==> flow/design.v <==
`timescale 1ns / 1ps
module uart_rx #(
  parameter   CLK_FREQ      = 125_000_000,
  parameter   BAUD_RATE     = 115_200,
  parameter   CLKS_PER_BIT  = CLK_FREQ / BAUD_RATE
)
(
  input wire        iClk, iRst,
  input wire        iRxSerial,
  output wire [7:0] oRxByte, 
  output wire       oRxDone
 );
  localparam sIDLE             = 3'b000;
  localparam sRX_START         = 3'b001;
  localparam sRX_DATA          = 3'b010;
  localparam sRX_SAMPLE        = 3'b011;
  localparam sRX_DATA_COMPLETE = 3'b100;
  localparam sRX_STOP          = 3'b101;
  localparam sRX_DONE          = 3'b110;
  reg [2:0] rFSM_Current, wFSM_Next; 
  reg [$clog2(CLKS_PER_BIT):0]   rCnt_Current, wCnt_Next;
  reg [2:0] rBit_Current, wBit_Next;
  reg [7:0] rRxData_Current, wRxData_Next;  
  reg rRx1, rRx2;
  always @(posedge iClk)
    begin
      rRx1 <= iRxSerial;
      rRx2 <= rRx1;
    end
  always @(posedge iClk)
    begin
      if(iRst == 1)
      begin
          rFSM_Current <= sIDLE;
          rCnt_Current <= 0;
          rBit_Current <= 0;
          rRxData_Current <= 0;
      end
      else
      begin
          rFSM_Current <= wFSM_Next;
          rCnt_Current <= wCnt_Next;
          rBit_Current <= wBit_Next;
          rRxData_Current <= wRxData_Next;
      end
    end
 always @(*)
    begin
        case(rFSM_Current)
            sIDLE: 
                begin
                wCnt_Next = 0;
                wBit_Next = 0;
                wRxData_Next = 0; 
                if(iRxSerial == 0)
                    wFSM_Next = sRX_START;
                else
                    wFSM_Next = sIDLE;
                end
            sRX_START:
                begin
                    wBit_Next = 0;
                    wRxData_Next = rRxData_Current;
                    if(rCnt_Current < (CLKS_PER_BIT - 1) ) begin
                        wFSM_Next = sRX_START;
                        wCnt_Next = rCnt_Current + 1;
                    end else begin
                        wFSM_Next = sRX_DATA;
                        wCnt_Next = 0;
                    end
                end
            sRX_DATA:
                begin
                    if(rCnt_Current < (((CLKS_PER_BIT-1)/2) - 1))
                        begin
                        wFSM_Next = sRX_DATA;
                        wCnt_Next = rCnt_Current + 1;
                        wBit_Next = rBit_Current;
                        wRxData_Next = rRxData_Current;
                        end
                    else
                        begin
                        wFSM_Next = sRX_SAMPLE;
                        wCnt_Next = rCnt_Current + 1;
                        wBit_Next = rBit_Current;
                        wRxData_Next = rRxData_Current;
                        end
                end
            sRX_SAMPLE:
                begin
                    wFSM_Next = sRX_DATA_COMPLETE;
                    wCnt_Next = rCnt_Current + 1;
                    wBit_Next = rBit_Current;
                    wRxData_Next = {rRx2, rRxData_Current[7:1]};
                end
            sRX_DATA_COMPLETE:
                begin
                    if(rCnt_Current < (CLKS_PER_BIT - 1))
                        begin
                        wFSM_Next = sRX_DATA_COMPLETE;
                        wCnt_Next = rCnt_Current + 1;
                        wBit_Next = rBit_Current;
                        wRxData_Next = rRxData_Current;
                        end
                    else
                        begin
                        if(rBit_Current < 7)
                            begin
                            wFSM_Next = sRX_DATA;
                            wCnt_Next = 0;
                            wBit_Next = rBit_Current+1;
                            wRxData_Next = rRxData_Current;
                            end
                        else
                            begin
                            wFSM_Next = sRX_STOP;
                            wCnt_Next = 0;
                            wBit_Next = 0;
                            wRxData_Next = rRxData_Current;
                            end    
                        end
                end
            sRX_STOP:
                begin
                    wRxData_Next = rRxData_Current;
                    wBit_Next = 0;
                    if (rCnt_Current < (CLKS_PER_BIT - 1))
                        begin
                            wFSM_Next = sRX_STOP;
                            wCnt_Next = rCnt_Current + 1;
                        end
                    else
                        begin
                            wFSM_Next = sRX_DONE;
                            wCnt_Next = 0;
                        end
                end
            sRX_DONE:
                begin
                wRxData_Next = rRxData_Current;
                wBit_Next = 0;
                wCnt_Next = 0;
                wFSM_Next = sIDLE;
                end
            default:
                begin
                wFSM_Next = sIDLE;
                wCnt_Next = 0;
                wBit_Next = 0;
                wRxData_Next = 0;
                end
            endcase
    end
    assign oRxByte = rRxData_Current;
    assign oRxDone = (rFSM_Current == sRX_DONE) ? 1 : 0;
endmodule
`timescale 1ns / 1ps
module uart_tx #(
    parameter   CLK_FREQ      = 125000000,
    parameter   BAUD_RATE     = 115200,
    parameter   CLKS_PER_BIT  = CLK_FREQ / BAUD_RATE
  )
  (
   input wire       iClk, iRst,
   input wire       iTxStart,
   input wire [7:0] iTxByte, 
   output wire      oTxSerial,
   output wire      oTxBusy,
   output wire      oTxDone
   );
  localparam sIDLE         = 3'b000;
  localparam sTX_START     = 3'b001;
  localparam sTX_DATA      = 3'b010;
  localparam sTX_STOP      = 3'b011;
  localparam sDONE         = 3'b100;
  reg [2:0] rFSM_Current, wFSM_Next; 
  reg [$clog2(CLKS_PER_BIT):0]   rCnt_Current, wCnt_Next;
  reg [2:0] rBit_Current, wBit_Next;
  reg [7:0] rTxData_Current, wTxData_Next;
  always @(posedge iClk)
  begin
    if (iRst==1)
      begin
        rFSM_Current <= sIDLE;
        rCnt_Current <= 0;
        rBit_Current <= 0;
        rTxData_Current <= 0;
      end
    else
      begin
        rFSM_Current <= wFSM_Next;
        rCnt_Current <= wCnt_Next;
        rBit_Current <= wBit_Next;
        rTxData_Current <= wTxData_Next;
      end
  end
  always @(*)
    begin
      case (rFSM_Current)
        sIDLE :
          begin
            wCnt_Next = 0;
            wBit_Next = 0;
            if (iTxStart == 1)
              begin
                wFSM_Next = sTX_START;
                wTxData_Next = iTxByte;    
              end
            else
             begin    
                wFSM_Next = sIDLE;
                wTxData_Next = rTxData_Current;
             end
          end 
        sTX_START :
            begin
              wTxData_Next = rTxData_Current;
              wBit_Next = 0;
              if (rCnt_Current < (CLKS_PER_BIT - 1) )
                begin
                  wFSM_Next = sTX_START;
                  wCnt_Next = rCnt_Current + 1;
                end
              else
                begin
                  wFSM_Next = sTX_DATA;
                  wCnt_Next = 0;
                end
            end 
          sTX_DATA :
            begin
              if (rCnt_Current < (CLKS_PER_BIT - 1) )
                begin
                  wFSM_Next = sTX_DATA;
                  wCnt_Next = rCnt_Current + 1;
                  wTxData_Next = rTxData_Current;
                  wBit_Next = rBit_Current;
                end
              else
                begin
                  wCnt_Next = 0;
                  if (rBit_Current != 7)
                    begin
                      wFSM_Next = sTX_DATA;
                      wBit_Next = rBit_Current + 1;
                      wTxData_Next = { 1'b0, rTxData_Current[7:1] };  
                    end
                  else
                    begin
                      wFSM_Next = sTX_STOP;
                      wBit_Next = 0;
                      wTxData_Next = rTxData_Current;
                    end
                end
            end  
          sTX_STOP :
            begin
              wTxData_Next = rTxData_Current;
              wBit_Next = 0;
              if (rCnt_Current < (CLKS_PER_BIT - 1) )
                begin
                  wFSM_Next = sTX_STOP;
                  wCnt_Next = rCnt_Current + 1;
                end
              else
                begin
                  wFSM_Next = sDONE;
                  wCnt_Next = 0;
                end
            end 
          sDONE :
            begin
              wTxData_Next = rTxData_Current;
              wBit_Next = 0;
              wCnt_Next = 0;
              wFSM_Next = sIDLE;
            end
          default :
            begin
              wFSM_Next = sIDLE;
              wCnt_Next = 0;
              wBit_Next = 0;
              wTxData_Next = 0;
            end 
        endcase
    end
  reg rTxSerial;
  always @(*)
  begin
    if (rFSM_Current == sTX_START)
      rTxSerial = 0;
    else if (rFSM_Current == sTX_DATA)
      rTxSerial = rTxData_Current[0];
    else
      rTxSerial = 1;
  end
  assign oTxSerial = rTxSerial;
  assign oTxBusy = ( (rFSM_Current == sIDLE) || (rFSM_Current == sDONE) ) ? 0 : 1;
  assign oTxDone = (rFSM_Current == sDONE) ? 1 : 0;
endmodule
`timescale 1ns / 1ps
module partial_full_adder(
    input   wire iA, iB,
    input   wire iCarryIn,
    output  wire oSum, oGen, oPropagate
    );
assign oSum = iA ^ iB ^ iCarryIn;
assign oGen = iA & iB;
assign oPropagate = iA | iB;
endmodule
`timescale 1ns / 1ps
module carry_lookahead_adder_4b #(
    parameter ADDER_WIDTH = 4
) (
    input   wire [ADDER_WIDTH-1:0] iA, iB,
    input   wire                   iCarryIn,
    output  wire [ADDER_WIDTH-1:0] oSum,
    output  wire                   oCarry
);
    wire [ADDER_WIDTH-1:0] wGen, wPropagate;
    partial_full_adder PFA1(
        .iA(iA[0]),
        .iB(iB[0]),
        .iCarryIn(iCarryIn),
        .oSum(oSum[0]),
        .oGen(wGen[0]),
        .oPropagate(wPropagate[0])
    );
    partial_full_adder PFA2(
        .iA(iA[1]),
        .iB(iB[1]),
        .iCarryIn(wCarry[0]),  
        .oSum(oSum[1]),
        .oGen(wGen[1]),
        .oPropagate(wPropagate[1])
    );
    partial_full_adder PFA3(
        .iA(iA[2]),
        .iB(iB[2]),
        .iCarryIn(wCarry[1]),  
        .oSum(oSum[2]),
        .oGen(wGen[2]),
        .oPropagate(wPropagate[2])
    );
    partial_full_adder PFA4(
        .iA(iA[3]),
        .iB(iB[3]),
        .iCarryIn(wCarry[2]),  
        .oSum(oSum[3]),
        .oGen(wGen[3]),
        .oPropagate(wPropagate[3])
    );
    wire [ADDER_WIDTH-2:0] wCarry;
    assign wCarry[0] = wGen[0] | (wPropagate[0] & iCarryIn);
    assign wCarry[1] = wGen[1] | (wPropagate[1] & wGen[0]) | (wPropagate[1] & wPropagate[0] & iCarryIn);
    assign wCarry[2] = wGen[2] | (wPropagate[2] & wGen[1]) | (wPropagate[2] & wPropagate[1] & wGen[0]) | (wPropagate[2] & wPropagate[1] & wPropagate[0] & iCarryIn);
    assign oCarry    = wGen[3] | (wPropagate[3] & wGen[2]) | (wPropagate[3] & wPropagate[2] & wGen[1]) | (wPropagate[3] & wPropagate[2] & wPropagate[1] & wGen[0]) | (wPropagate[3] & wPropagate[2] & wPropagate[1] & wPropagate[0] & iCarryIn); 
endmodule
`timescale 1ns / 1ps
module carry_lookahead_adder_16b (
    input   wire [15:0] iA, iB,
    input   wire                   iCarryIn,
    output  wire [15:0] oSum,
    output  wire                   oCarry
);
    wire [2:0] w_oCarry;
    carry_lookahead_adder_4b CLA1(.iA(iA[3:0]), .iB(iB[3:0]), .iCarryIn(iCarryIn), .oSum(oSum[3:0]), .oCarry(w_oCarry[0]));
    carry_lookahead_adder_4b CLA2(.iA(iA[7:4]), .iB(iB[7:4]), .iCarryIn(w_oCarry[0]), .oSum(oSum[7:4]), .oCarry(w_oCarry[1]));
    carry_lookahead_adder_4b CLA3(.iA(iA[11:8]), .iB(iB[11:8]), .iCarryIn(w_oCarry[1]), .oSum(oSum[11:8]), .oCarry(w_oCarry[2]));
    carry_lookahead_adder_4b CLA4(.iA(iA[15:12]), .iB(iB[15:12]), .iCarryIn(w_oCarry[2]), .oSum(oSum[15:12]), .oCarry(oCarry));
endmodule
`timescale 1ns / 1ps
module carry_select_adder_Nb #(
    parameter ADDER_WIDTH = 128,
    parameter SUB_WIDTH = 16
) (
    input   wire [ADDER_WIDTH-1:0] iA, iB,
    input   wire                   iCarryIn,
    output  wire [ADDER_WIDTH-1:0] oSum,
    output  wire                   oCarry
);
    wire oCarry1;
    wire [1:0] oCarryFA [0:ADDER_WIDTH/SUB_WIDTH-1];
    wire [SUB_WIDTH-1:0] oSumFA [0:ADDER_WIDTH/SUB_WIDTH-1][0:1];
    carry_lookahead_adder_16b CLA(.iA(iA[SUB_WIDTH-1:0]), .iB(iB[SUB_WIDTH-1:0]), .iCarryIn(iCarryIn), .oSum(oSum[SUB_WIDTH-1:0]), .oCarry(oCarry1));
    genvar i;
    generate
        for (i = SUB_WIDTH; i < ADDER_WIDTH; i = i + SUB_WIDTH)
        begin : adders
            carry_lookahead_adder_16b CLA_noCarry(.iA(iA[i+SUB_WIDTH-1:i]), .iB(iB[i+SUB_WIDTH-1:i]), .iCarryIn(1'b0), .oSum(oSumFA[i/SUB_WIDTH][0]), .oCarry(oCarryFA[i/SUB_WIDTH][0]));
            carry_lookahead_adder_16b CLA_carry(.iA(iA[i+SUB_WIDTH-1:i]), .iB(iB[i+SUB_WIDTH-1:i]), .iCarryIn(1'b1), .oSum(oSumFA[i/SUB_WIDTH][1]), .oCarry(oCarryFA[i/SUB_WIDTH][1]));
        end
    endgenerate
    wire [1:ADDER_WIDTH/SUB_WIDTH-1] mux_select;
    assign mux_select[1] = (oCarry1 == 0) ? oCarryFA[1][0] : oCarryFA[1][1];
    genvar j;
    generate
        for (j = 2; j < ADDER_WIDTH/SUB_WIDTH; j = j + 1)
        begin
            assign mux_select[j] = (mux_select[j-1] == 0) ? oCarryFA[j-1][0] : oCarryFA[j-1][1];
        end
    endgenerate
    generate
        genvar l;
        for (l = 0; l < SUB_WIDTH; l = l + 1)
        begin : assign_bit
            assign oSum[SUB_WIDTH + l] = (oCarry1 == 0) ? oSumFA[1][0][l] : oSumFA[1][1][l];
        end
    endgenerate
    genvar k;
    generate
        for (k = SUB_WIDTH*2; k < ADDER_WIDTH; k = k + SUB_WIDTH)
        begin : assign_sum
            genvar l;
            for (l = 0; l < SUB_WIDTH; l = l + 1)
            begin : assign_bit
                assign oSum[k+l] = (mux_select[k/SUB_WIDTH] == 0) ? oSumFA[k/SUB_WIDTH][0][l] : oSumFA[k/SUB_WIDTH][1][l];
            end
        end
    endgenerate
    assign oCarry = (mux_select[ADDER_WIDTH/SUB_WIDTH-1] == 0) ? oCarryFA[ADDER_WIDTH/SUB_WIDTH-1][0] : oCarryFA[ADDER_WIDTH/SUB_WIDTH-1][1];
endmodule
`timescale 1ns / 1ps
module mp_adder #(
      parameter OPERAND_WIDTH = 512,
      parameter ADDER_WIDTH   = 128,
      parameter N_ITERATIONS  = OPERAND_WIDTH / ADDER_WIDTH
    )
    (
    input  wire                       iClk,
    input  wire                       iRst,
    input  wire                       iStart,
    input  wire                       iCommand,
    input  wire [OPERAND_WIDTH-1:0]   iOpA,
    input  wire [OPERAND_WIDTH-1:0]   iOpB,
    output wire [OPERAND_WIDTH:0]     oRes,  
    output wire                       oDone);
    wire [OPERAND_WIDTH-1:0] regA_D;
    reg  [OPERAND_WIDTH-1:0] regA_Q;
    always @(posedge iClk)
    begin
        if(iRst==1)     regA_Q <= { OPERAND_WIDTH{1'b0} }; 
        else            regA_Q <= regA_D;
    end
    wire [OPERAND_WIDTH-1:0] regB_D;
    reg  [OPERAND_WIDTH-1:0] regB_Q;    
    always @(posedge iClk)
    begin
      if(iRst==1)       regB_Q <= {OPERAND_WIDTH{1'b0}}; 
      else              regB_Q <= regB_D;
    end
    reg          muxA_sel;
    wire [OPERAND_WIDTH-1:0] muxA_Out;
    assign muxA_Out = (muxA_sel == 0) ? iOpA : { {ADDER_WIDTH{1'b0}}  , regA_Q[OPERAND_WIDTH-1:ADDER_WIDTH]};
    assign regA_D = muxA_Out;
    wire [OPERAND_WIDTH-1:0] w_invOpB;
    assign w_invOpB = (iCommand == 0) ? iOpB : (~iOpB);
    reg  muxB_sel;
    wire  [OPERAND_WIDTH-1:0] muxB_Out;
    assign muxB_Out = (muxB_sel == 0) ? w_invOpB : { {ADDER_WIDTH{1'b0}}  , regB_Q[OPERAND_WIDTH-1:ADDER_WIDTH]};
    assign regB_D = muxB_Out;
    wire [ADDER_WIDTH-1:0]  operandA;
    wire [ADDER_WIDTH-1:0]  operandB;
    wire                    carry_in;
    wire [ADDER_WIDTH-1:0]  result;
    wire                    carry_out;
    carry_select_adder_Nb #( .ADDER_WIDTH(ADDER_WIDTH)) 
    carry_select_inst   (
        .iA( operandA ), 
        .iB( operandB ),
        .iCarryIn( carry_in ),
        .oSum(result),
        .oCarry(carry_out)
      );
    reg  [OPERAND_WIDTH-1:0] regResult;
    always @(posedge iClk)
    begin
        if(iRst==1)   regResult <= { OPERAND_WIDTH{1'b0} };
      else            regResult <= { result, regResult[OPERAND_WIDTH-1:ADDER_WIDTH] };
    end
    reg  regCout;
    always @(posedge iClk)
    begin
      if(iRst==1)   regCout <= 1'b0;
      else          regCout <= carry_out;
    end
    wire w_Carry;
    assign w_Carry = (iCommand == 0) ? 1'b0 : 1'b1;  
    reg  muxCarry_sel;
    wire muxCarryIn;
    assign muxCarryIn = (muxCarry_sel == 0) ? w_Carry : regCout;
    assign operandA = regA_Q;
    assign operandB = regB_Q;
    assign carry_in = muxCarryIn;
    assign oRes = { regCout, regResult};
    localparam s_IDLE         = 3'b000;
    localparam s_STORE_OPS    = 3'b001;
    localparam s_ADD_FIRST    = 3'b010;
    localparam s_ADD_WORDS    = 3'b011;
    localparam s_DONE         = 3'b100;
    reg [2:0] rFSM_current, wFSM_next;
    always @(posedge iClk)
    begin
        if(iRst==1)	  
            rFSM_current <= s_IDLE;
        else          
            rFSM_current <= wFSM_next;
    end
    reg [$clog2(N_ITERATIONS):0] rCnt_Current, wCnt_next;
    always @(posedge iClk)
    begin
        if(iRst==1)	  
            rCnt_Current <= 0;
        else          
            rCnt_Current <= wCnt_next;
    end
    always @(*)
    begin
        case(rFSM_current)
            s_IDLE: 
              begin         
                muxA_sel = 0;
                muxB_sel = 0;
                muxCarry_sel = 0;
                wCnt_next = 0;
                if (iStart==1)
                    wFSM_next = s_STORE_OPS;
                else
                    wFSM_next = s_IDLE;
              end
            s_STORE_OPS: 
              begin
                muxA_sel = 0;
                muxB_sel = 0;
                muxCarry_sel = 0;
                wCnt_next = rCnt_Current + 1;
                wFSM_next = s_ADD_FIRST;
              end
            s_ADD_FIRST: 
              begin
                muxA_sel = 1;
                muxB_sel = 1;
                muxCarry_sel = 0;
                wCnt_next = rCnt_Current + 1;
                wFSM_next = s_ADD_WORDS;
              end
            s_ADD_WORDS: 
              begin
                muxA_sel = 1;
                muxB_sel = 1;
                muxCarry_sel = 1;
                wCnt_next = rCnt_Current + 1;
                if ( rCnt_Current < (N_ITERATIONS - 1) )
                  wFSM_next = s_ADD_WORDS;
                else
                  wFSM_next = s_DONE;
              end
            s_DONE:
              begin
                muxA_sel = 1;
                muxB_sel = 1;
                muxCarry_sel = 1;
                wCnt_next = 0;
                wFSM_next = s_IDLE;
              end  
            default: 
              begin 
                muxA_sel = 0;
                muxB_sel = 0;
                muxCarry_sel = 0;
                wCnt_next = 0;
                wFSM_next = s_IDLE;
              end
        endcase
    end
    reg regDone;
    always @(posedge iClk)
    begin
      if(iRst)    regDone <= 1'd0; 
      else        regDone <= ( rFSM_current == s_DONE ) ? 1'b1 : 1'b0;
    end
    assign oDone = regDone;
endmodule
`timescale 1ns / 1ps
module uart_top #(
    parameter   OPERAND_WIDTH = 512,
    parameter   ADDER_WIDTH   = 128,
    parameter   NBYTES        = OPERAND_WIDTH / 8,  
    parameter   CLK_FREQ      = 125_000_000,
    parameter   BAUD_RATE     = 7_812_500    
  )  
  (
    input   wire   iClk, iRst,
    input   wire   iRx,
    output  wire   oTx
  );
  reg [NBYTES*8-1:0] rBuffer1, rBuffer2;
  wire [(NBYTES)*8:0] wBuffer3;
  reg [(NBYTES+1)*8-1:0] rBufferRes;
  localparam s_IDLE         = 3'b000;
  localparam s_WAIT_RX1     = 3'b001;
  localparam s_WAIT_RX2     = 3'b010;
  localparam s_ADDITION     = 3'b011;
  localparam s_TX           = 3'b100;
  localparam s_WAIT_TX      = 3'b101;
  localparam s_DONE         = 3'b110;
  localparam s_WAIT_ADD_SUB = 3'b111;
  reg [2:0]   rFSM;  
  reg         rTxStart;
  reg [7:0]   rTxByte;
  wire        wTxBusy;
  wire        wTxDone;
  wire [7:0] wRxByte;
  wire wRxDone;
  uart_tx #(  .CLK_FREQ(CLK_FREQ), .BAUD_RATE(BAUD_RATE) )
  UART_TX_INST
    (.iClk(iClk),
     .iRst(iRst),
     .iTxStart(rTxStart),
     .iTxByte(rTxByte),
     .oTxSerial(oTx),
     .oTxBusy(wTxBusy),
     .oTxDone(wTxDone)
     );
  uart_rx #( .CLK_FREQ(CLK_FREQ), .BAUD_RATE(BAUD_RATE) )
  UART_RX_INST
  (.iClk(iClk),
   .iRst(iRst),
   .iRxSerial(iRx),
   .oRxByte(wRxByte),
   .oRxDone(wRxDone)
   );
   reg r_StartAdd;
   wire w_DoneAdd;
   mp_adder #( .OPERAND_WIDTH(OPERAND_WIDTH), .ADDER_WIDTH(ADDER_WIDTH) ) MP_ADDER_INST
   (.iClk(iClk),
    .iRst(iRst),
    .iStart(r_StartAdd),
    .iCommand(r_add_sub[0]),
    .iOpA(rBuffer1),
    .iOpB(rBuffer2),
    .oRes(wBuffer3),
    .oDone(w_DoneAdd)
   );
   reg [7:0] r_add_sub;
  reg [$clog2(NBYTES):0] rCnt_Current;
  always @(posedge iClk)
  begin
  if (iRst == 1 ) 
    begin
      rFSM <= s_IDLE;
      rTxStart <= 0;
      rCnt_Current <= 0;
      rTxByte <= 0;
      rBuffer1 <= 0;
      rBuffer2 <= 0;
      rBufferRes <= 0;
    end 
  else 
    begin
      case (rFSM)
        s_IDLE :
          begin
            rFSM <= s_WAIT_ADD_SUB;
          end
        s_WAIT_ADD_SUB :
          begin
            if (wRxDone==1)
                begin
                    r_add_sub <= wRxByte;
                    rFSM <= s_WAIT_RX1;
                end 
             else
                begin
                    rFSM <= s_WAIT_ADD_SUB;
                end           
          end
        s_WAIT_RX1 :
          begin
          r_StartAdd <= 0;
            if (wRxDone==1)
                begin
                if(rCnt_Current<NBYTES-1)
                    begin
                    rCnt_Current<=rCnt_Current+1;
                    rFSM <= s_WAIT_RX1;
                    rBuffer1 <= { rBuffer1[NBYTES*8-9:0],wRxByte};            
                    end
                else
                    begin
                    rCnt_Current<=0;
                    rBuffer1 <= { rBuffer1[NBYTES*8-9:0],wRxByte}; 
                    rFSM <= s_WAIT_RX2;
                    end
                end 
             else
                begin
                    rFSM <= s_WAIT_RX1;
                end           
          end
          s_WAIT_RX2 :
          begin
            if (wRxDone==1)
                begin
                if(rCnt_Current<NBYTES-1)
                    begin
                    r_StartAdd <= 0;
                    rCnt_Current<=rCnt_Current+1;
                    rFSM <= s_WAIT_RX2;
                    rBuffer2 <= { rBuffer2[NBYTES*8-9:0],wRxByte};            
                    end
                else
                    begin
                    rCnt_Current<=0;
                    rBuffer2 <= { rBuffer2[NBYTES*8-9:0],wRxByte}; 
                    r_StartAdd <= 1;                  
                    rFSM <= s_ADDITION;
                    end
                end 
             else
                begin
                    r_StartAdd <= 0;
                    rFSM <= s_WAIT_RX2;
                end           
          end  
        s_ADDITION:
        begin
            rCnt_Current<=0;
            if(w_DoneAdd != 1)
                begin
                    r_StartAdd <= 1;
                    rFSM <= s_ADDITION;
                end
            else
                begin
                r_StartAdd <= 0;
                rFSM <= s_TX;
                if(r_add_sub[0] == 0)
                    begin
                    rBufferRes <= {7'b0000000,wBuffer3};
                    end
                else
                    begin
                    rBufferRes <= {8'b00000000,wBuffer3[OPERAND_WIDTH-1:0]};
                    end
                end
        end
        s_TX :
          begin
            if ( (rCnt_Current < (NBYTES+1)) && (wTxBusy ==0) ) 
              begin
                rFSM <= s_WAIT_TX;
                rTxStart <= 1; 
                rTxByte <= rBufferRes[(NBYTES+1)*8-1:(NBYTES+1)*8-8];             
                rBufferRes <= {rBufferRes[(NBYTES+1)*8-9:0] , 8'b0000_0000};     
                rCnt_Current <= rCnt_Current + 1;
              end 
            else 
              begin 
                rFSM <= s_DONE;
                rTxStart <= 0;
                rTxByte <= 0;
                rCnt_Current <= 0;
              end
            end 
            s_WAIT_TX :
              begin
                if (wTxDone) begin
                  rFSM <= s_TX;
                end else begin
                  rFSM <= s_WAIT_TX;
                  rTxStart <= 0;                   
                end
              end 
            s_DONE :
              begin
                rFSM <= s_WAIT_ADD_SUB;     
              end 
            default :
              rFSM <= s_IDLE;
          endcase
      end
    end       
endmodule
Memo
Re: synthesis data of uart_top

Reports on uart_top
Each step is given for the RTL above and for the edited RTL.
Lines under "before" count in the file above, lines under "after" in the edited file.
"change": "after" minus "before" as printed here. "change_rel_pct": 100 x difference / "before".
{"block": "design", "design": "uart_top", "clock_port": "iClk", "cell_library": "sky130hd", "corner": "tt_025C_1v80"}

Edit of the RTL
The edit as a unified diff against the file above.
The edited RTL no longer does the same as the RTL above: the edit was made by script, with no optimisation intended.
begin of diff
@@ -587,5 +587,5 @@
     parameter   ADDER_WIDTH   = 128,
     parameter   NBYTES        = OPERAND_WIDTH / 8,  
-    parameter   CLK_FREQ      = 125_000_000,
+    parameter   CLK_FREQ      = 156250000,
     parameter   BAUD_RATE     = 7_812_500    
   )  
end of diff

Elaborated design
Source: Yosys, flattened and elaborated, memories not mapped. Widths are those after wreduce. Registers that Yosys merges into a memory's read port (data or address) are not register bits. Print and check cells do not count.
{"block": "classes", "element": "add_sub_neg", "before": 6, "after": 6, "change": 0, "change_rel_pct": 0.00}
{"block": "classes", "element": "reduce_and_logical", "before": 33, "after": 33, "change": 0, "change_rel_pct": 0.00}
{"block": "classes", "element": "mux", "before": 185, "after": 185, "change": 0, "change_rel_pct": 0.00}
{"block": "classes", "element": "n_logic", "before": 1598, "after": 1598, "change": 0, "change_rel_pct": 0.00}
{"block": "classes", "element": "eq_ne", "before": 30, "after": 30, "change": 0, "change_rel_pct": 0.00}
{"block": "classes", "element": "compare", "before": 7, "after": 7, "change": 0, "change_rel_pct": 0.00}
{"block": "op_table", "operator": "5-bit by 1-bit adder with 5-bit output with constant B", "before": 2, "after": 0, "change": -2, "change_rel_pct": -100.00}
{"block": "op_table", "operator": "5-bit by 4-bit less-than comparator with 1-bit output with constant B", "before": 2, "after": 0, "change": -2, "change_rel_pct": -100.00}
{"block": "op_table", "operator": "6-bit by 1-bit adder with 6-bit output with constant B", "before": 0, "after": 2, "change": 2}
{"block": "op_table", "operator": "6-bit by 5-bit less-than comparator with 1-bit output with constant B", "before": 0, "after": 2, "change": 2}
{"block": "op_table", "operator": "5-bit by 3-bit less-than comparator with 1-bit output with constant B", "before": 1, "after": 0, "change": -1, "change_rel_pct": -100.00}
{"block": "op_table", "operator": "5-bit two-way mux", "before": 1, "after": 0, "change": -1, "change_rel_pct": -100.00}
{"block": "op_table", "operator": "5-bit case mux with 2-bit select", "before": 1, "after": 0, "change": -1, "change_rel_pct": -100.00}
{"block": "op_table", "operator": "6-bit by 4-bit less-than comparator with 1-bit output with constant B", "before": 0, "after": 1, "change": 1}
{"block": "op_table", "operator": "6-bit two-way mux", "before": 0, "after": 1, "change": 1}
{"block": "op_table", "operator": "6-bit case mux with 2-bit select", "before": 0, "after": 1, "change": 1}
Operator kinds equal on both sides are left out: 48.
{"block": "bits", "element": "input_bits", "before": 3, "after": 3, "change": 0, "change_rel_pct": 0.00}
{"block": "bits", "element": "word_cells", "before": 1887, "after": 1887, "change": 0, "change_rel_pct": 0.00}
{"block": "bits", "element": "ff_bits", "before": 3149, "after": 3151, "change": 2, "change_rel_pct": 0.06}
{"block": "bits", "element": "output_inout_bits", "before": 1, "after": 1, "change": 0, "change_rel_pct": 0.00}

Longest topological paths
Yosys ltp: most cells in a row. Word level: on the elaborated netlist, between registers, memories and ports. Mapped: between sequential cells and ports; inverters and the memories' decode and read muxes count.
{"block": "logic_depth", "element": "word_depth", "before": 20, "after": 20, "change": 0, "change_rel_pct": 0.00}
{"block": "logic_depth", "element": "abc_area", "before": "0", "after": "0"}
{"block": "logic_depth", "element": "ltp_mapped", "before": 16, "after": 16, "change": 0, "change_rel_pct": 0.00}
{"block": "logic_depth", "element": "ltp_nobuf", "before": 15, "after": 16, "change": 1, "change_rel_pct": 6.67}

Mapped cells and area
The flow's flattened synthesis, as Yosys stat reports it; memories are mapped. The netlist is that of the ABC_AREA named above (0 if unset); the other value can give another one.
{"block": "by_type", "type": "sky130_fd_sc_hd__nor3_1", "before": 29, "after": 51, "change": 22, "change_rel_pct": 75.86}
{"block": "by_type", "type": "sky130_fd_sc_hd__a21oi_1", "before": 1530, "after": 1517, "change": -13, "change_rel_pct": -0.85}
{"block": "by_type", "type": "sky130_fd_sc_hd__clkbuf_1", "before": 933, "after": 946, "change": 13, "change_rel_pct": 1.39}
{"block": "by_type", "type": "sky130_fd_sc_hd__buf_2", "before": 13, "after": 0, "change": -13, "change_rel_pct": -100.00}
{"block": "by_type", "type": "sky130_fd_sc_hd__or3_1", "before": 7, "after": 19, "change": 12, "change_rel_pct": 171.43}
{"block": "by_type", "type": "sky130_fd_sc_hd__inv_1", "before": 341, "after": 332, "change": -9, "change_rel_pct": -2.64}
{"block": "by_type", "type": "sky130_fd_sc_hd__mux2_2", "before": 0, "after": 9, "change": 9}
{"block": "by_type", "type": "sky130_fd_sc_hd__or4_1", "before": 3, "after": 11, "change": 8, "change_rel_pct": 266.67}
{"block": "by_type", "type": "sky130_fd_sc_hd__nand3b_1", "before": 0, "after": 7, "change": 7}
{"block": "by_type", "type": "sky130_fd_sc_hd__o21bai_1", "before": 29, "after": 35, "change": 6, "change_rel_pct": 20.69}
{"block": "by_type", "type": "sky130_fd_sc_hd__nand2_1", "before": 2882, "after": 2877, "change": -5, "change_rel_pct": -0.17}
{"block": "by_type", "type": "sky130_fd_sc_hd__a211oi_1", "before": 896, "after": 901, "change": 5, "change_rel_pct": 0.56}
{"block": "by_type", "type": "sky130_fd_sc_hd__xnor2_1", "before": 571, "after": 566, "change": -5, "change_rel_pct": -0.88}
{"block": "by_type", "type": "sky130_fd_sc_hd__or2_2", "before": 3, "after": 8, "change": 5, "change_rel_pct": 166.67}
{"block": "by_type", "type": "sky130_fd_sc_hd__xor2_1", "before": 38, "after": 34, "change": -4, "change_rel_pct": -10.53}
{"block": "by_type", "type": "sky130_fd_sc_hd__a211o_1", "before": 6, "after": 2, "change": -4, "change_rel_pct": -66.67}
{"block": "by_type", "type": "sky130_fd_sc_hd__o211ai_2", "before": 4, "after": 0, "change": -4, "change_rel_pct": -100.00}
{"block": "by_type", "type": "sky130_fd_sc_hd__nand4_1", "before": 3, "after": 7, "change": 4, "change_rel_pct": 133.33}
Cell types equal on both sides are left out: 13.
The list need not be complete.
{"block": "mapped", "element": "ff_cells", "before": 3162, "after": 3164, "change": 2, "change_rel_pct": 0.06}
{"block": "mapped", "element": "synth_area_mm2", "before": 0.1187276, "after": 0.1187401, "change": 0.0000125, "change_rel_pct": 0.01}
{"block": "mapped", "element": "seq_area_mm2", "before": 0.0633207, "after": 0.0633608, "change": 0.0000401, "change_rel_pct": 0.06}
{"block": "mapped", "element": "mapped_cells", "before": 13383, "after": 13397, "change": 14, "change_rel_pct": 0.10}
The figures by module come from a second, unflattened synthesis with its own total; it is not the netlist above.
{"block": "unflattened", "element": "cells_unflattened", "before": 13842, "after": 13853, "change": 11, "change_rel_pct": 0.08}
{"block": "unflattened", "element": "area_unflattened_mm2", "before": 0.1242579, "after": 0.124298, "change": 0.0000401, "change_rel_pct": 0.03}
Rows give one instance, submodules left out.
{"block": "by_module_before", "module": "uart_top", "area_mm2": 0.0569546, "seq_area_mm2": 0.0314502, "instances": 1, "n_cells": 6856}
{"block": "by_module_before", "module": "mp_adder", "area_mm2": 0.0500668, "seq_area_mm2": 0.0309497, "instances": 1, "n_cells": 4743}
{"block": "by_module_before", "module": "partial_full_adder", "area_mm2": 0.000045, "seq_area_mm2": 0, "instances": 240, "n_cells": 6}
{"block": "by_module_before", "module": "carry_lookahead_adder_4b", "area_mm2": 0.0000388, "seq_area_mm2": 0, "instances": 60, "n_cells": 5}
{"block": "by_module_before", "module": "carry_select_adder_Nb (ADDER_WIDTH=128)", "area_mm2": 0.0020995, "seq_area_mm2": 0, "instances": 1, "n_cells": 295}
{"block": "by_module_before", "module": "uart_rx", "area_mm2": 0.0010335, "seq_area_mm2": 0.0005005, "instances": 1, "n_cells": 108}
{"block": "by_module_before", "module": "uart_tx", "area_mm2": 0.0009659, "seq_area_mm2": 0.0004204, "instances": 1, "n_cells": 100}
{"block": "by_module_before", "module": "carry_lookahead_adder_16b", "area_mm2": 0, "seq_area_mm2": 0, "instances": 15, "n_cells": 0}
{"block": "by_module_after", "module": "uart_top", "area_mm2": 0.0569546, "seq_area_mm2": 0.0314502, "instances": 1, "n_cells": 6856}
{"block": "by_module_after", "module": "mp_adder", "area_mm2": 0.0500668, "seq_area_mm2": 0.0309497, "instances": 1, "n_cells": 4743}
{"block": "by_module_after", "module": "partial_full_adder", "area_mm2": 0.000045, "seq_area_mm2": 0, "instances": 240, "n_cells": 6}
{"block": "by_module_after", "module": "carry_lookahead_adder_4b", "area_mm2": 0.0000388, "seq_area_mm2": 0, "instances": 60, "n_cells": 5}
{"block": "by_module_after", "module": "carry_select_adder_Nb (ADDER_WIDTH=128)", "area_mm2": 0.0020995, "seq_area_mm2": 0, "instances": 1, "n_cells": 295}
{"block": "by_module_after", "module": "uart_tx", "area_mm2": 0.0010272, "seq_area_mm2": 0.0004404, "instances": 1, "n_cells": 107}
{"block": "by_module_after", "module": "uart_rx", "area_mm2": 0.0010122, "seq_area_mm2": 0.0005205, "instances": 1, "n_cells": 112}
{"block": "by_module_after", "module": "carry_lookahead_adder_16b", "area_mm2": 0, "seq_area_mm2": 0, "instances": 15, "n_cells": 0}

Worst setup path after synthesis
Source: OpenSTA report_checks on the synthesized netlist (no wires, ideal clock, input and output delay 20% of the period each), path of least setup slack; recovery checks are left aside. Register names are those of the netlist, which keeps one name where synthesis merged equal registers.
{"block": "synth_timing", "element": "path_kind", "before": "reg2reg", "after": "reg2reg"}
{"block": "synth_timing", "element": "from", "before": "register MP_ADDER_INST.regB_Q[100]", "after": "register MP_ADDER_INST.regB_Q[36]"}
{"block": "synth_timing", "element": "to", "before": "register MP_ADDER_INST.regResult[501]", "after": "register MP_ADDER_INST.regResult[505]"}
{"block": "synth_timing", "element": "path_slack_ns", "before": 4.589, "after": 4.310, "change": -0.279}
{"block": "synth_timing", "element": "t_first_pin_ns", "before": 0.000, "after": 0.000, "change": 0.000}
{"block": "synth_timing", "element": "arrival_time_ns", "before": 3.284, "after": 3.562, "change": 0.278, "change_rel_pct": 8.47}
{"block": "synth_timing", "element": "t_required_ns", "before": 7.872, "after": 7.872, "change": 0.000, "change_rel_pct": 0.00}
{"block": "synth_timing", "element": "delay_ns", "before": 3.412, "after": 3.690, "change": 0.278, "change_rel_pct": 8.15}
{"block": "synth_timing", "element": "clock_period_ns", "before": 8.0, "after": 8.0, "change": 0.0, "change_rel_pct": 0.00}
{"block": "synth_timing", "element": "path_stages", "before": 16, "after": 17, "change": 1, "change_rel_pct": 6.25}
{"block": "synth_timing", "element": "period_less_setup_slack_ns", "before": 3.411, "after": 3.69, "change": 0.279, "change_rel_pct": 8.18}
"delay_ns" = arrival - input delay + setup time.
"path_stages": output pins that drive a net of the path, with the launching flip-flop's if there is one; two outputs of one cell count as two.
"period_less_setup_slack_ns" = period - worst setup slack (recovery checks aside). The figure is calculated, with input and output delays left at 20% of the set period.
The rows between start and end are the longest chain of elaborated cells between them; the timing report does not say that the signal goes this way. Where chains are equally long, one stands for them.
Each line given opens the expression or statement behind the cell; cells for indexed reads and writes are added by Yosys, which also makes memories of some case tables.
{"block": "synth_between_before", "path_cell_list": "sky130_fd_sc_hd__dfxtp_1 > sky130_fd_sc_hd__inv_1 > sky130_fd_sc_hd__ha_1 > sky130_fd_sc_hd__or4_4 > sky130_fd_sc_hd__nor3b_2 > sky130_fd_sc_hd__and2_1 > sky130_fd_sc_hd__and2_1 > sky130_fd_sc_hd__a21boi_1 > sky130_fd_sc_hd__o211ai_2 > sky130_fd_sc_hd__a311oi_2 > sky130_fd_sc_hd__nor2_1 > sky130_fd_sc_hd__o21bai_1 > sky130_fd_sc_hd__a21oi_1 > sky130_fd_sc_hd__fa_1 > sky130_fd_sc_hd__xor2_1 > sky130_fd_sc_hd__nor2_1", "elab_chain_cells": 10, "cone_cells": 19, "lines_between": 5, "classes_between": "2 x mux; 17 x logic"}
{"block": "synth_lines_before", "element": "start: declaration", "line_no": 446, "source": "reg  [OPERAND_WIDTH-1:0] regB_Q;"}
{"block": "synth_lines_before", "element": "start: assignment", "line_no": 449, "source": "if(iRst==1)       regB_Q <= {OPERAND_WIDTH{1'b0}};"}
{"block": "synth_lines_before", "element": "start: assignment", "line_no": 450, "source": "else              regB_Q <= regB_D;"}
{"block": "synth_lines_before", "element": "1-bit AND", "line_no": 308, "source": "assign oGen = iA & iB;"}
{"block": "synth_lines_before", "element": "1-bit AND", "line_no": 357, "source": "assign oCarry    = wGen[3] | (wPropagate[3] & wGen[2]) | (wPropagate[3] & wPropagate[2] & wGen[1]) | (wPropaga ..."}
{"block": "synth_lines_before", "element": "1-bit OR (2 in a row)", "line_no": 357}
{"block": "synth_lines_before", "element": "1-bit AND", "line_no": 357}
{"block": "synth_lines_before", "element": "1-bit OR", "line_no": 357}
{"block": "synth_lines_before", "element": "1-bit AND", "line_no": 357}
{"block": "synth_lines_before", "element": "1-bit OR", "line_no": 357}
{"block": "synth_lines_before", "element": "1-bit two-way mux", "line_no": 400, "source": "assign mux_select[j] = (mux_select[j-1] == 0) ? oCarryFA[j-1][0] : oCarryFA[j-1][1];"}
{"block": "synth_lines_before", "element": "1-bit two-way mux", "line_no": 417, "source": "assign oSum[k+l] = (mux_select[k/SUB_WIDTH] == 0) ? oSumFA[k/SUB_WIDTH][0][l] : oSumFA[k/SUB_WIDTH][1][l];"}
{"block": "synth_lines_before", "element": "end: assignment", "line_no": 478, "source": "if(iRst==1)   regResult <= { OPERAND_WIDTH{1'b0} };"}
{"block": "synth_lines_before", "element": "end: assignment", "line_no": 479, "source": "else            regResult <= { result, regResult[OPERAND_WIDTH-1:ADDER_WIDTH] };"}
{"block": "synth_lines_before", "element": "end: declaration", "line_no": 475, "source": "reg  [OPERAND_WIDTH-1:0] regResult;"}
{"block": "synth_between_after", "path_cell_list": "sky130_fd_sc_hd__dfxtp_1 > sky130_fd_sc_hd__inv_1 > sky130_fd_sc_hd__ha_1 > sky130_fd_sc_hd__or4_4 > sky130_fd_sc_hd__nor3_2 > sky130_fd_sc_hd__nand3_1 > sky130_fd_sc_hd__or4b_4 > sky130_fd_sc_hd__a21oi_4 > sky130_fd_sc_hd__o211ai_4 > sky130_fd_sc_hd__a21oi_4 > sky130_fd_sc_hd__o21ai_2 > sky130_fd_sc_hd__nand2_1 > sky130_fd_sc_hd__a41o_1 > sky130_fd_sc_hd__a21oi_1 > sky130_fd_sc_hd__fa_1 > sky130_fd_sc_hd__xor2_1 > sky130_fd_sc_hd__nor2_1", "elab_chain_cells": 14, "cone_cells": 23, "lines_between": 5, "classes_between": "6 x mux; 17 x logic"}
{"block": "synth_lines_after", "element": "start: declaration", "line_no": 446, "source": "reg  [OPERAND_WIDTH-1:0] regB_Q;"}
{"block": "synth_lines_after", "element": "start: assignment", "line_no": 449, "source": "if(iRst==1)       regB_Q <= {OPERAND_WIDTH{1'b0}};"}
{"block": "synth_lines_after", "element": "start: assignment", "line_no": 450, "source": "else              regB_Q <= regB_D;"}
{"block": "synth_lines_after", "element": "1-bit AND", "line_no": 308, "source": "assign oGen = iA & iB;"}
{"block": "synth_lines_after", "element": "1-bit AND", "line_no": 357, "source": "assign oCarry    = wGen[3] | (wPropagate[3] & wGen[2]) | (wPropagate[3] & wPropagate[2] & wGen[1]) | (wPropaga ..."}
{"block": "synth_lines_after", "element": "1-bit OR (2 in a row)", "line_no": 357}
{"block": "synth_lines_after", "element": "1-bit AND", "line_no": 357}
{"block": "synth_lines_after", "element": "1-bit OR", "line_no": 357}
{"block": "synth_lines_after", "element": "1-bit AND", "line_no": 357}
{"block": "synth_lines_after", "element": "1-bit OR", "line_no": 357}
{"block": "synth_lines_after", "element": "1-bit two-way mux (5 in a row)", "line_no": 400, "source": "assign mux_select[j] = (mux_select[j-1] == 0) ? oCarryFA[j-1][0] : oCarryFA[j-1][1];"}
{"block": "synth_lines_after", "element": "1-bit two-way mux", "line_no": 417, "source": "assign oSum[k+l] = (mux_select[k/SUB_WIDTH] == 0) ? oSumFA[k/SUB_WIDTH][0][l] : oSumFA[k/SUB_WIDTH][1][l];"}
{"block": "synth_lines_after", "element": "end: assignment", "line_no": 478, "source": "if(iRst==1)   regResult <= { OPERAND_WIDTH{1'b0} };"}
{"block": "synth_lines_after", "element": "end: assignment", "line_no": 479, "source": "else            regResult <= { result, regResult[OPERAND_WIDTH-1:ADDER_WIDTH] };"}
{"block": "synth_lines_after", "element": "end: declaration", "line_no": 475, "source": "reg  [OPERAND_WIDTH-1:0] regResult;"}

Path in the finished layout
Path of least setup slack in the final report of each run of pair 1 (OpenROAD, finished layout, wires in). Where an end is a register, its clock arrival counts in the times.
{"block": "layout_timing", "element": "path_kind", "before": "reg2reg", "after": "reg2reg"}
{"block": "layout_timing", "element": "from", "before": "register MP_ADDER_INST.regB_Q[16]", "after": "register MP_ADDER_INST.regB_Q[37]"}
{"block": "layout_timing", "element": "to", "before": "register MP_ADDER_INST.regResult[493]", "after": "register MP_ADDER_INST.regResult[481]"}
{"block": "layout_timing", "element": "path_stages", "before": 16, "after": 15, "change": -1, "change_rel_pct": -6.25}
{"block": "layout_timing", "element": "path_slack_ns", "before": 0.27, "after": 0.16, "change": -0.11}
{"block": "layout_timing", "element": "arrival_time_ns", "before": 4.66, "after": 4.84, "change": 0.18, "change_rel_pct": 3.86}
{"block": "layout_timing", "element": "clock_period_ns", "before": 4.2, "after": 4.2, "change": 0.0, "change_rel_pct": 0.00}
{"block": "layout_timing", "element": "t_first_pin_ns", "before": 0.86, "after": 0.91, "change": 0.05, "change_rel_pct": 5.81}
{"block": "layout_timing", "element": "t_required_ns", "before": 4.93, "after": 4.99, "change": 0.06, "change_rel_pct": 1.22}
The rows between start and end are the longest chain of elaborated cells between them; the timing report does not say that the signal goes this way. Where chains are equally long, one stands for them.
{"block": "layout_between_before", "path_cell_list": "sky130_fd_sc_hd__dfxtp_1 > sky130_fd_sc_hd__ha_1 > sky130_fd_sc_hd__nor2b_1 > sky130_fd_sc_hd__o2111ai_1 > sky130_fd_sc_hd__nand4b_1 > sky130_fd_sc_hd__a211oi_2 > sky130_fd_sc_hd__o21ai_2 > sky130_fd_sc_hd__buf_4 > sky130_fd_sc_hd__o2111ai_1 > sky130_fd_sc_hd__nand3_2 > sky130_fd_sc_hd__a21bo_2 > sky130_fd_sc_hd__a21oi_1 > sky130_fd_sc_hd__o21bai_1 > sky130_fd_sc_hd__fa_1 > sky130_fd_sc_hd__xnor2_1 > sky130_fd_sc_hd__nor2_1", "elab_chain_cells": 17, "cone_cells": 25, "lines_between": 6, "classes_between": "7 x mux; 18 x logic"}
{"block": "layout_lines_before", "element": "start: declaration", "line_no": 446, "source": "reg  [OPERAND_WIDTH-1:0] regB_Q;"}
{"block": "layout_lines_before", "element": "start: assignment", "line_no": 449, "source": "if(iRst==1)       regB_Q <= {OPERAND_WIDTH{1'b0}};"}
{"block": "layout_lines_before", "element": "start: assignment", "line_no": 450, "source": "else              regB_Q <= regB_D;"}
{"block": "layout_lines_before", "element": "1-bit AND", "line_no": 308, "source": "assign oGen = iA & iB;"}
{"block": "layout_lines_before", "element": "1-bit AND", "line_no": 357, "source": "assign oCarry    = wGen[3] | (wPropagate[3] & wGen[2]) | (wPropagate[3] & wPropagate[2] & wGen[1]) | (wPropaga ..."}
{"block": "layout_lines_before", "element": "1-bit OR (2 in a row)", "line_no": 357}
{"block": "layout_lines_before", "element": "1-bit AND", "line_no": 357}
{"block": "layout_lines_before", "element": "1-bit OR", "line_no": 357}
{"block": "layout_lines_before", "element": "1-bit AND", "line_no": 357}
{"block": "layout_lines_before", "element": "1-bit OR", "line_no": 357}
{"block": "layout_lines_before", "element": "1-bit AND", "line_no": 357}
{"block": "layout_lines_before", "element": "1-bit OR", "line_no": 357}
{"block": "layout_lines_before", "element": "1-bit two-way mux", "line_no": 395, "source": "assign mux_select[1] = (oCarry1 == 0) ? oCarryFA[1][0] : oCarryFA[1][1];"}
{"block": "layout_lines_before", "element": "1-bit two-way mux (5 in a row)", "line_no": 400, "source": "assign mux_select[j] = (mux_select[j-1] == 0) ? oCarryFA[j-1][0] : oCarryFA[j-1][1];"}
{"block": "layout_lines_before", "element": "1-bit two-way mux", "line_no": 417, "source": "assign oSum[k+l] = (mux_select[k/SUB_WIDTH] == 0) ? oSumFA[k/SUB_WIDTH][0][l] : oSumFA[k/SUB_WIDTH][1][l];"}
{"block": "layout_lines_before", "element": "end: assignment", "line_no": 478, "source": "if(iRst==1)   regResult <= { OPERAND_WIDTH{1'b0} };"}
{"block": "layout_lines_before", "element": "end: assignment", "line_no": 479, "source": "else            regResult <= { result, regResult[OPERAND_WIDTH-1:ADDER_WIDTH] };"}
{"block": "layout_lines_before", "element": "end: declaration", "line_no": 475, "source": "reg  [OPERAND_WIDTH-1:0] regResult;"}
{"block": "layout_between_after", "path_cell_list": "sky130_fd_sc_hd__dfxtp_1 > sky130_fd_sc_hd__inv_1 > sky130_fd_sc_hd__ha_1 > sky130_fd_sc_hd__or4_4 > sky130_fd_sc_hd__nor3_4 > sky130_fd_sc_hd__nand3_2 > sky130_fd_sc_hd__or4b_4 > sky130_fd_sc_hd__a21oi_4 > sky130_fd_sc_hd__o211ai_4 > sky130_fd_sc_hd__a21oi_4 > sky130_fd_sc_hd__buf_4 > sky130_fd_sc_hd__nor4b_4 > sky130_fd_sc_hd__o41ai_4 > sky130_fd_sc_hd__mux2i_1 > sky130_fd_sc_hd__mux2_1", "elab_chain_cells": 14, "cone_cells": 25, "lines_between": 5, "classes_between": "5 x mux; 20 x logic"}
{"block": "layout_lines_after", "element": "start: declaration", "line_no": 446, "source": "reg  [OPERAND_WIDTH-1:0] regB_Q;"}
{"block": "layout_lines_after", "element": "start: assignment", "line_no": 449, "source": "if(iRst==1)       regB_Q <= {OPERAND_WIDTH{1'b0}};"}
{"block": "layout_lines_after", "element": "start: assignment", "line_no": 450, "source": "else              regB_Q <= regB_D;"}
{"block": "layout_lines_after", "element": "1-bit AND", "line_no": 308, "source": "assign oGen = iA & iB;"}
{"block": "layout_lines_after", "element": "1-bit AND", "line_no": 357, "source": "assign oCarry    = wGen[3] | (wPropagate[3] & wGen[2]) | (wPropagate[3] & wPropagate[2] & wGen[1]) | (wPropaga ..."}
{"block": "layout_lines_after", "element": "1-bit OR (3 in a row)", "line_no": 357}
{"block": "layout_lines_after", "element": "1-bit AND", "line_no": 357}
{"block": "layout_lines_after", "element": "1-bit OR", "line_no": 357}
{"block": "layout_lines_after", "element": "1-bit AND", "line_no": 357}
{"block": "layout_lines_after", "element": "1-bit OR", "line_no": 357}
{"block": "layout_lines_after", "element": "1-bit two-way mux (4 in a row)", "line_no": 400, "source": "assign mux_select[j] = (mux_select[j-1] == 0) ? oCarryFA[j-1][0] : oCarryFA[j-1][1];"}
{"block": "layout_lines_after", "element": "1-bit two-way mux", "line_no": 417, "source": "assign oSum[k+l] = (mux_select[k/SUB_WIDTH] == 0) ? oSumFA[k/SUB_WIDTH][0][l] : oSumFA[k/SUB_WIDTH][1][l];"}
{"block": "layout_lines_after", "element": "end: assignment", "line_no": 478, "source": "if(iRst==1)   regResult <= { OPERAND_WIDTH{1'b0} };"}
{"block": "layout_lines_after", "element": "end: assignment", "line_no": 479, "source": "else            regResult <= { result, regResult[OPERAND_WIDTH-1:ADDER_WIDTH] };"}
{"block": "layout_lines_after", "element": "end: declaration", "line_no": 475, "source": "reg  [OPERAND_WIDTH-1:0] regResult;"}

Flow runs
Both versions went through the flow (Yosys, OpenROAD) with the same settings in each pair. Constraints: input delay and output delay 20% of the set period each, output load 0.01 pF.
{"block": "flow_settings_pair_1", "CORE_UTILIZATION": 40, "period_ns": 4.2, "CAP_MARGIN": 20, "CORE_MARGIN": 2, "SLEW_MARGIN": 20}
{"block": "measured_pair_1", "element": "tns_setup_ns", "before": 0.000, "after": 0.000, "change": 0.000}
{"block": "measured_pair_1", "element": "final_util_pct", "before": 45.1, "after": 45.2, "change": 0.1}
{"block": "measured_pair_1", "element": "timing.setup.ws_ns", "before": 0.266, "after": 0.157, "change": -0.109}
{"block": "measured_pair_1", "element": "worst_hold_slack_ns", "before": 0.327, "after": 0.332, "change": 0.005}
{"block": "measured_pair_1", "element": "final_die_area_mm2", "before": 0.301192, "after": 0.301225, "change": 0.000033, "change_rel_pct": 0.01}
{"block": "measured_pair_1", "element": "synthArea_mm2", "before": 0.1187276, "after": 0.1187401, "change": 0.0000125, "change_rel_pct": 0.01}
{"block": "flow_settings_pair_2", "CELL_PAD_IN_SITES_DETAIL_PLACEMENT": 2, "CORE_ASPECT_RATIO": 1.0, "CORE_UTILIZATION": 17, "CTS_CLUSTER_SIZE": 33, "PLACE_DENSITY_LB_ADDON": 0.21, "SLEW_MARGIN": 40, "period_ns": 6.81, "CAP_MARGIN": 20, "CORE_MARGIN": 2}
{"block": "measured_pair_2", "element": "tns_setup_ns", "before": 0.000, "after": 0.000, "change": 0.000}
{"block": "measured_pair_2", "element": "final_util_pct", "before": 20.3, "after": 20.3, "change": 0.0}
{"block": "measured_pair_2", "element": "timing.setup.ws_ns", "before": 2.458, "after": 2.084, "change": -0.374}
{"block": "measured_pair_2", "element": "worst_hold_slack_ns", "before": 0.328, "after": 0.337, "change": 0.009}
{"block": "measured_pair_2", "element": "final_die_area_mm2", "before": 0.705096, "after": 0.705172, "change": 0.000076, "change_rel_pct": 0.01}
{"block": "measured_pair_2", "element": "synthArea_mm2", "before": 0.1187276, "after": 0.1187401, "change": 0.0000125, "change_rel_pct": 0.01}
